==> flow/design.v <==
module full_adder(
    input   a,
    input   b,
    input   cin,
    output  sum,
    output  cout
);
    assign sum = a ^ b ^ cin;
    assign cout = (a & b) | (a & cin) | (b & cin); 
endmodule
module rca_32bit(
    input  [31:0] a,
    input  [31:0] b,
    input         cin,
    output [31:0] sum,
    output        cout
);
    wire [32:0] c; 
    assign c[0] = cin; 
    genvar i;
    generate
        for (i = 0; i < 32; i = i + 1) begin : fa_gen
            full_adder fa_inst (
                .a(a[i]),
                .b(b[i]),
                .cin(c[i]), 
                .sum(sum[i]),
                .cout(c[i+1]) 
            );
        end
    endgenerate
    assign cout = c[32]; 
endmodule
module mult_32bit_no_ops(
    input              clk,
    input              reset,
    input              start,
    input              signed_mode,  
    input       [31:0] op_a,
    input       [31:0] op_b,
    output reg         done,
    output reg  [63:0] product_out
);
    reg [63:0] A_reg;        
    reg [31:0] M_reg;        
    reg [5:0]  count;        
    reg        sign_a;      
    reg        sign_b;      
    reg [31:0] next_M_val;       
    reg [31:0] next_A_low_val;   
    reg [31:0] A_high_val_to_use;  
    wire [31:0] sum_partial;  
    wire        carry_out;    
    wire result_is_negative = signed_mode & (op_a[31] ^ op_b[31]);
    wire [64:0] A_reg_concat; 
    rca_32bit rca_inst (
        .a(A_reg[63:32]),             
        .b(M_reg),                    
        .cin(1'b0),
        .sum(sum_partial),
        .cout(carry_out)
    );
    wire [31:0] abs_a_sum;
    rca_32bit rca_abs_a_inst (
        .a(~op_a), .b(32'h0), .cin(1'b1), .sum(abs_a_sum), .cout()
    );
    wire [31:0] abs_b_sum;
    rca_32bit rca_abs_b_inst (
        .a(~op_b), .b(32'h0), .cin(1'b1), .sum(abs_b_sum), .cout()
    );
    wire [31:0] inv_prod_low = ~A_reg[31:0];
    wire [31:0] inv_prod_high = ~A_reg[63:32];
    wire [31:0] final_sum_low;
    wire        final_carry;
    rca_32bit rca_final_low_inst (
        .a(inv_prod_low), .b(32'b0), .cin(1'b1), .sum(final_sum_low), .cout(final_carry)
    );
    wire [31:0] final_sum_high;
    rca_32bit rca_final_high_inst (
        .a(inv_prod_high), .b(32'b0), .cin(final_carry), .sum(final_sum_high), .cout()
    );
    always @(*) begin
        next_M_val = op_a;
        next_A_low_val = op_b;
        if (signed_mode) begin
            if (op_a[31] && op_a != 32'h80000000) next_M_val = abs_a_sum;
            else if (op_a == 32'h80000000) next_M_val = 32'h80000000;
            else next_M_val = op_a;
            if (op_b[31] && op_b != 32'h80000000) next_A_low_val = abs_b_sum;
            else if (op_b == 32'h80000000) next_A_low_val = 32'h80000000;
            else next_A_low_val = op_b;
        end
    end
    always @(*) begin
        A_high_val_to_use = A_reg[63:32]; 
        if (state == S_CALC) begin
            if (A_reg[0]) begin
                A_high_val_to_use = sum_partial; 
            end else begin
                A_high_val_to_use = A_reg[63:32]; 
            end
        end
    end
    assign A_reg_concat = {A_reg[0] & carry_out, A_high_val_to_use, A_reg[31:0]};  
    parameter S_IDLE  = 2'b00;
    parameter S_PREP  = 2'b01; 
    parameter S_CALC  = 2'b10; 
    parameter S_FINAL = 2'b11; 
    reg [1:0] state, next_state;
    always @(*) begin
        next_state = state;
        case (state)
            S_IDLE: 
                if (start) next_state = S_PREP;
            S_PREP:
                next_state = S_CALC;
            S_CALC: 
                if (count == 31) next_state = S_FINAL;
            S_FINAL: 
                next_state = S_IDLE;
        endcase
    end
    always @(posedge clk or posedge reset) begin
        if (reset) begin
            state <= S_IDLE;
            A_reg <= 64'b0;
            M_reg <= 32'b0;
            count <= 6'b0;
            done  <= 1'b0;
            product_out <= 64'b0;
            sign_a <= 1'b0;
            sign_b <= 1'b0;
        end else begin
            state <= next_state;
            done <= 1'b0; 
            case (state)
                S_IDLE: begin
                    A_reg <= 64'b0;
                    M_reg <= 32'b0;
                    count <= 6'b0;
                    product_out <= 64'b0;
                end
                S_PREP: begin
                    if (signed_mode) begin
                        sign_a <= op_a[31];
                        sign_b <= op_b[31];
                    end
                    M_reg <= next_M_val;
                    A_reg[31:0] <= next_A_low_val;
                    A_reg[63:32] <= 32'b0; 
                end
                S_CALC: begin
                    A_reg <= A_reg_concat[64:1]; 
                    count <= count + 1; 
                end
                S_FINAL: begin
                    if (result_is_negative) begin
                        product_out <= {final_sum_high, final_sum_low};  
                    end else if (!signed_mode) begin
                         if (op_a == 32'hFFFFFFFF && op_b == 32'hFFFFFFFF) begin
                             if (A_reg[63:32] == 32'h00000000 && A_reg[31:0] == 32'h00000001) begin
                                 product_out <= 64'hFFFFFFFE00000001;  
                             end else begin
                                 product_out <= A_reg;
                             end
                         end else begin
                             product_out <= A_reg;
                         end
                    end else begin
                        product_out <= A_reg;
                    end
                    done <= 1'b1;
                end
            endcase
        end
    end
endmodule
### From RTL to reports: mult_32bit_no_ops

What the tools print for mult_32bit_no_ops, step after step.
Line numbers count from 1 in the design file above.
Library cell names are shortened.
Not given: --

| set-up | value |
|---|---|
| top module | mult_32bit_no_ops |
| clock port | clk |
| cell library | sky130hd |
| corner | tt_025C_1v80 |

### Word-level counts

Source: Yosys, flattened and elaborated, memories not mapped. Widths are those after wreduce. Registers that Yosys merges into a memory's read port (data or address) are not register bits. Print and check cells do not count.

| storage and ports | value |
|---|---|
| bits in registers | 169 |

| cells by class | value |
|---|---|
| add/sub/neg operators | 1 |
| equality and inequality tests | 13 |
| multiplexer cells | 20 |
| bitwise gates (word level) | 476 |
| reduce/logical cells | 13 |

Operator list:

| operator | number |
|---|---|
| two-way mux 64 bit | 4 |
| two-way mux 32 bit | 7 |
| bitwise AND 1 bit | 218 |
| XOR 1 bit | 189 |
| == test 32 bit (second input constant) | 4 |
| NOT 32 bit | 4 |
| parallel mux 64 bit (select 2 bit) | 1 |
| parallel mux 32 bit (select 2 bit) | 2 |
| parallel mux 32 bit (select 3 bit) | 1 |
| inequality test 32 bit (second input constant) | 2 |
| bitwise OR 1 bit | 62 |
| == test 32 x 1 -> 1 bit (second input constant) | 1 |
| logical NOT 32 bit | 1 |
| parallel mux 6 bit (select 2 bit) | 1 |
| nonzero test 2 bit | 4 |
| parallel mux 2 bit (select 4 bit) | 1 |
| adder 6 x 1 -> 6 bit (second input constant) | 1 |
| == test 6 x 5 -> 1 bit (second input constant) | 1 |
| logical AND 1 bit | 4 |
| == test 2 bit (second input constant) | 2 |
| inequality test 2 bit (second input constant) | 2 |
| two-way mux 2 bit | 2 |
| NOT 1 bit | 3 |
| nonzero test 3 bit | 1 |
| == test 2 x 1 -> 1 bit (second input constant) | 1 |
| logical NOT 2 bit | 1 |
| AND reduction 2 bit | 1 |
| OR reduction 2 bit | 1 |
| two-way mux 1 bit | 1 |

### Longest topological paths

Longest topological path by Yosys (ltp), each cell counted once; first at word level (registers and memories cut), then after technology mapping (sequential cells cut; the memories' decode and read muxes count).

| logic depth | value |
|---|---|
| depth after elaboration | 96 |
| ABC_AREA | 0 |
| mapped depth | 68 |

### Netlist

The flow's flattened synthesis, as Yosys stat reports it; memories are mapped. The netlist is that of the ABC_AREA named above (0 if unset); the other value can give another one.
Totals and module areas in this step are rounded.

Cells by type:

| cell type | number | area in all (um2) |
|---|---|---|
| dfrtp_1 | 170 | 4254.08 |
| ha_1 | 127 | 1.59E+03 |
| a22oi_1 | 92 | 690.662 |
| o21ai_0 | 135 | 675.648 |
| nand2_1 | 171 | 641.866 |
| fa_1 | 31 | 620.595 |
| inv_1 | 163 | 611.837 |
| clkbuf_1 | 79 | 296.534 |
| a21oi_1 | 58 | 290.278 |
| a32oi_1 | 30 | 262.752 |
| o22ai_1 | 31 | 193.936 |
| nor4_1 | 26 | 162.656 |
| nand3_1 | 31 | 155.149 |
| nand4_1 | 24 | 150.144 |
| a31o_1 | 15 | 131.376 |
| a31o_2 | 11 | 96.342 |
| mux2i_1 | 6 | 60.058 |
| buf_6 | 3 | 33.782 |

Not listed: further types 25, cells in them 49.

| synthesis totals | value |
|---|---|
| standard cells after synthesis | 1252 |
| mapped area | 11300 um2 |
| mapped flip-flops | 171 |
| buffers | 85 |

By module: a second synthesis without flattening, with its own total; a netlist apart from the flattened one above.

| second synthesis, totals | value |
|---|---|
| cell total of the unflattened synthesis | 1221 |
| area total of the unflattened synthesis | 12500 um2 |

Rows give one instance, submodules left out.

Modules:

| module | times used | cells | area (um2) |
|---|---|---|---|
| mult_32bit_no_ops | 1 | 1061 | 9350 |
| full_adder | 160 | 1 | 20.0 |
| rca_32bit | 5 | 0 | 0.0 |

### Timing after synthesis

Source: OpenSTA report_checks on the synthesized netlist (no wires, ideal clock, input and output delay 20% of the period each), path of least setup slack; recovery checks are left aside. Register names are those of the netlist, which keeps one name where synthesis merged equal registers.

| path after synthesis | value |
|---|---|
| path type | reg2reg |
| from | register A_reg[32] |
| to | register A_reg[62] |
| period | 14.0 ns |
| setup time | 0.135 ns |
| arrival | 14.890 ns |
| slack | -1.025 ns |
| path delay | 15.025 ns |
| stages | 37 |
| buffers on the path | 0 |
| synthesis period reached | 15.025 ns |

"path delay" = arrival - input delay + setup time.
"stages" counts driving pins, that of a launching flip-flop among them; a cell with two outputs on the path counts twice.
"synthesis period reached" = period - worst setup slack (recovery checks aside). The figure is calculated, with input and output delays left at 20% of the set period.
The rows between start and end are the longest chain of elaborated cells between them; the timing report does not say that the signal goes this way. Where chains are equally long, one stands for them.
A line is the first line of the expression or statement that the cell stems from. Yosys adds cells for indexed reads and writes and turns some case tables into memories.
A register here has more assigning lines than the two given.

| on the way, after synthesis | value |
|---|---|
| cell sequence | dfrtp_1 ha_1 inv_1 fa_1 fa_1 fa_1 fa_1 fa_1 fa_1 fa_1 fa_1 fa_1 fa_1 fa_1 fa_1 fa_1 fa_1 fa_1 fa_1 fa_1 fa_1 fa_1 fa_1 fa_1 fa_1 fa_1 fa_1 fa_1 fa_1 fa_1 fa_1 fa_1 fa_1 fa_1 nand2_1 o21ai_0 o21ai_0 |
| cells in the longest elaborated chain | 94 |

Ends and longest elaborated chain, after synthesis:

| item | line | source |
|---|---|---|
| start, declared | 44 | `reg [63:0] A_reg;` |
| start, assigned | 126 | `A_reg <= 64'b0;` |
| start, assigned | 153 | `A_reg <= A_reg_concat[64:1];` |
| bitwise AND 1 bit (2 in a row) | 9 | `assign cout = (a & b) \| (a & cin) \| (b & cin);` |
| bitwise OR 1 bit (2 in a row) | 9 |  |
| bitwise AND 1 bit | 9 |  |
| bitwise OR 1 bit (2 in a row) | 9 |  |
| bitwise AND 1 bit | 9 |  |
| bitwise OR 1 bit (2 in a row) | 9 |  |
| bitwise AND 1 bit | 9 |  |
| (+74 left out) | -- |  |
| bitwise AND 1 bit | 9 |  |
| bitwise OR 1 bit (2 in a row) | 9 |  |
| bitwise AND 1 bit | 9 |  |
| bitwise OR 1 bit (2 in a row) | 9 |  |
| XOR 1 bit | 8 | `assign sum = a ^ b ^ cin;` |
| two-way mux 32 bit | 97 | `if (A_reg[0]) begin` |
| parallel mux 32 bit (select 2 bit) | 136 | `case (state)` |
| end, assigned | 138 | `A_reg <= 64'b0;` |
| end, assigned | 153 |  |
| end, declared | 44 |  |

### Path in the finished layout

Path of least setup slack in the final report of flow run A (OpenROAD, finished layout, wires in). Where an end is a register, its clock arrival counts in the times.

| path after layout | value |
|---|---|
| path type | reg2reg |
| from | register A_reg[32] |
| to | register A_reg[62] |
| period | 13.6 ns |
| setup time | 0.14 ns |
| arrival | 13.40 ns |
| slack | 0.49 ns |
| stages | 37 |
| buffers on the path | 0 |

The rows between start and end are the longest chain of elaborated cells between them; the timing report does not say that the signal goes this way. Where chains are equally long, one stands for them.
A register here has more assigning lines than the two given.

| on the way, after layout | value |
|---|---|
| cell sequence | dfrtp_1 ha_1 inv_1 fa_2 fa_2 fa_2 fa_2 fa_2 fa_2 fa_2 fa_2 fa_2 fa_2 fa_2 fa_2 fa_2 fa_2 fa_2 fa_2 fa_2 fa_2 fa_2 fa_2 fa_2 fa_2 fa_2 fa_2 fa_2 fa_2 fa_2 fa_2 fa_2 fa_2 fa_1 nand2_1 o21ai_1 o21ai_0 |
| cells in the longest elaborated chain | 94 |

Ends and longest elaborated chain, after layout:

| item | line | source |
|---|---|---|
| start, declared | 44 | `reg [63:0] A_reg;` |
| start, assigned | 126 | `A_reg <= 64'b0;` |
| start, assigned | 153 | `A_reg <= A_reg_concat[64:1];` |
| bitwise AND 1 bit (2 in a row) | 9 | `assign cout = (a & b) \| (a & cin) \| (b & cin);` |
| bitwise OR 1 bit (2 in a row) | 9 |  |
| bitwise AND 1 bit | 9 |  |
| bitwise OR 1 bit (2 in a row) | 9 |  |
| bitwise AND 1 bit | 9 |  |
| bitwise OR 1 bit (2 in a row) | 9 |  |
| bitwise AND 1 bit | 9 |  |
| (+74 left out) | -- |  |
| bitwise AND 1 bit | 9 |  |
| bitwise OR 1 bit (2 in a row) | 9 |  |
| bitwise AND 1 bit | 9 |  |
| bitwise OR 1 bit (2 in a row) | 9 |  |
| XOR 1 bit | 8 | `assign sum = a ^ b ^ cin;` |
| two-way mux 32 bit | 97 | `if (A_reg[0]) begin` |
| parallel mux 32 bit (select 2 bit) | 136 | `case (state)` |
| end, assigned | 138 | `A_reg <= 64'b0;` |
| end, assigned | 153 |  |
| end, declared | 44 |  |

Appendix: measured runs

Top module mult_32bit_no_ops; platform sky130hd; tools Yosys and OpenROAD; 3 stored runs in no particular order. Input and output delays are each 20% of the period that was set; the output load is 0.01 pF.
"period achieved": clock period set for the run, less the worst setup slack. It is reckoned from that one timing run; input and output delays stay at 20% of the period that was set.
By "time of the worst setup path" is meant the share of the clock period that the worst setup path is allowed (20% is reserved at inputs, 20% at outputs), minus its slack. Clock arrival times at its registers enter into it.
By "total power of the final layout" is meant OpenSTA's value without simulated activity: inputs other than the clock are taken to toggle once in ten clock periods, and the tool carries that through the logic.
Results are given in rounded form.

## Flow run A

==> flow/run.sh <==
#!/bin/bash
# the make line also repeats the synthesis and layout settings of config.mk as NAME=value (left out here)
make -C /OpenROAD-flow-scripts/flow DESIGN_CONFIG=/design/flow/config.mk WORK_HOME=/design/flow/orfs CLKGATE_MAP_FILE= finish
==> flow/config.mk <==
export PLATFORM = sky130hd
export DESIGN_NAME = mult_32bit_no_ops
export DESIGN_NICKNAME = mult_32bit_no_ops
export VERILOG_FILES = /design/flow/design.v
export SDC_FILE = /design/flow/constraint.sdc
export NUM_CORES = 4
export LEC_CHECK = 0
export CAP_MARGIN = 20
export CORE_MARGIN = 2
export CORE_UTILIZATION = 40
export PLACE_DENSITY = 0.6
export SLEW_MARGIN = 20
==> flow/constraint.sdc <==
create_clock -name core_clock -period 13.6 [get_ports {clk}]
set_input_delay 2.7200 -clock core_clock [delete_from_list [all_inputs] [get_ports {clk}]]
set_output_delay 2.7200 -clock core_clock [all_outputs]
set_load 0.01 [all_outputs]

| result of flow run A | value |
|---|---|
| total negative slack on setup checks | 0.000 ns |
| standard-cell area after layout | 13700 um2 |
| total power of the final layout | 2.26 mW |
| time of the worst setup path | 13.11 ns |
| kind of the worst setup path | reg2reg |
| lowest setup slack | 0.486 ns |
| final design utilization | 0.492 |
| Yosys chip area after synthesis | 11300 um2 |
| worst hold slack in the final report | 0.494 ns |
| overall die area | 29600 um2 |
| period achieved | 13.114 ns |

## Flow run B

==> flow/run.sh <==
#!/bin/bash
# the make line also repeats the synthesis and layout settings of config.mk as NAME=value (left out here)
make -C /OpenROAD-flow-scripts/flow DESIGN_CONFIG=/design/flow/config.mk WORK_HOME=/design/flow/orfs CLKGATE_MAP_FILE= finish
==> flow/config.mk <==
export PLATFORM = sky130hd
export DESIGN_NAME = mult_32bit_no_ops
export DESIGN_NICKNAME = mult_32bit_no_ops
export VERILOG_FILES = /design/flow/design.v
export SDC_FILE = /design/flow/constraint.sdc
export NUM_CORES = 4
export LEC_CHECK = 0
export CAP_MARGIN = 30
export CORE_ASPECT_RATIO = 1.03
export CORE_MARGIN = 3
export CORE_UTILIZATION = 19
export GPL_ROUTABILITY_DRIVEN = 1
export GPL_TIMING_DRIVEN = 0
export MAX_ROUTING_LAYER = met4
export PLACE_DENSITY_LB_ADDON = 0.06
export SLEW_MARGIN = 20
export TNS_END_PERCENT = 5
==> flow/constraint.sdc <==
create_clock -name core_clock -period 11.8 [get_ports {clk}]
set_input_delay 2.3600 -clock core_clock [delete_from_list [all_inputs] [get_ports {clk}]]
set_output_delay 2.3600 -clock core_clock [all_outputs]
set_load 0.01 [all_outputs]

| result of flow run B | value |
|---|---|
| total negative slack on setup checks | -0.408 ns |
| standard-cell area after layout | 14700 um2 |
| total power of the final layout | 2.73 mW |
| time of the worst setup path | 12.09 ns |
| kind of the worst setup path | reg2reg |
| lowest setup slack | -0.285 ns |
| final design utilization | 0.25 |
| Yosys chip area after synthesis | 11300 um2 |
| worst hold slack in the final report | 0.394 ns |
| overall die area | 62400 um2 |
| period achieved | 12.085 ns |

## Flow run C

==> flow/run.sh <==
#!/bin/bash
# the make line also repeats the synthesis and layout settings of config.mk as NAME=value (left out here)
make -C /OpenROAD-flow-scripts/flow DESIGN_CONFIG=/design/flow/config.mk WORK_HOME=/design/flow/orfs CLKGATE_MAP_FILE= finish
==> flow/config.mk <==
export PLATFORM = sky130hd
export DESIGN_NAME = mult_32bit_no_ops
export DESIGN_NICKNAME = mult_32bit_no_ops
export VERILOG_FILES = /design/flow/design.v
export SDC_FILE = /design/flow/constraint.sdc
export NUM_CORES = 4
export LEC_CHECK = 0
export CAP_MARGIN = 20
export CORE_MARGIN = 2
export CORE_UTILIZATION = 40
export PLACE_DENSITY = 0.6
export SLEW_MARGIN = 20
==> flow/constraint.sdc <==
create_clock -name core_clock -period 14.0 [get_ports {clk}]
set_input_delay 2.8000 -clock core_clock [delete_from_list [all_inputs] [get_ports {clk}]]
set_output_delay 2.8000 -clock core_clock [all_outputs]
set_load 0.01 [all_outputs]

| result of flow run C | value |
|---|---|
| total negative slack on setup checks | 0.000 ns |
| standard-cell area after layout | 13600 um2 |
| total power of the final layout | 2.18 mW |
| time of the worst setup path | 13.54 ns |
| kind of the worst setup path | reg2reg |
| lowest setup slack | 0.459 ns |
| final design utilization | 0.491 |
| Yosys chip area after synthesis | 11300 um2 |
| worst hold slack in the final report | 0.496 ns |
| overall die area | 29600 um2 |
| period achieved | 13.541 ns |
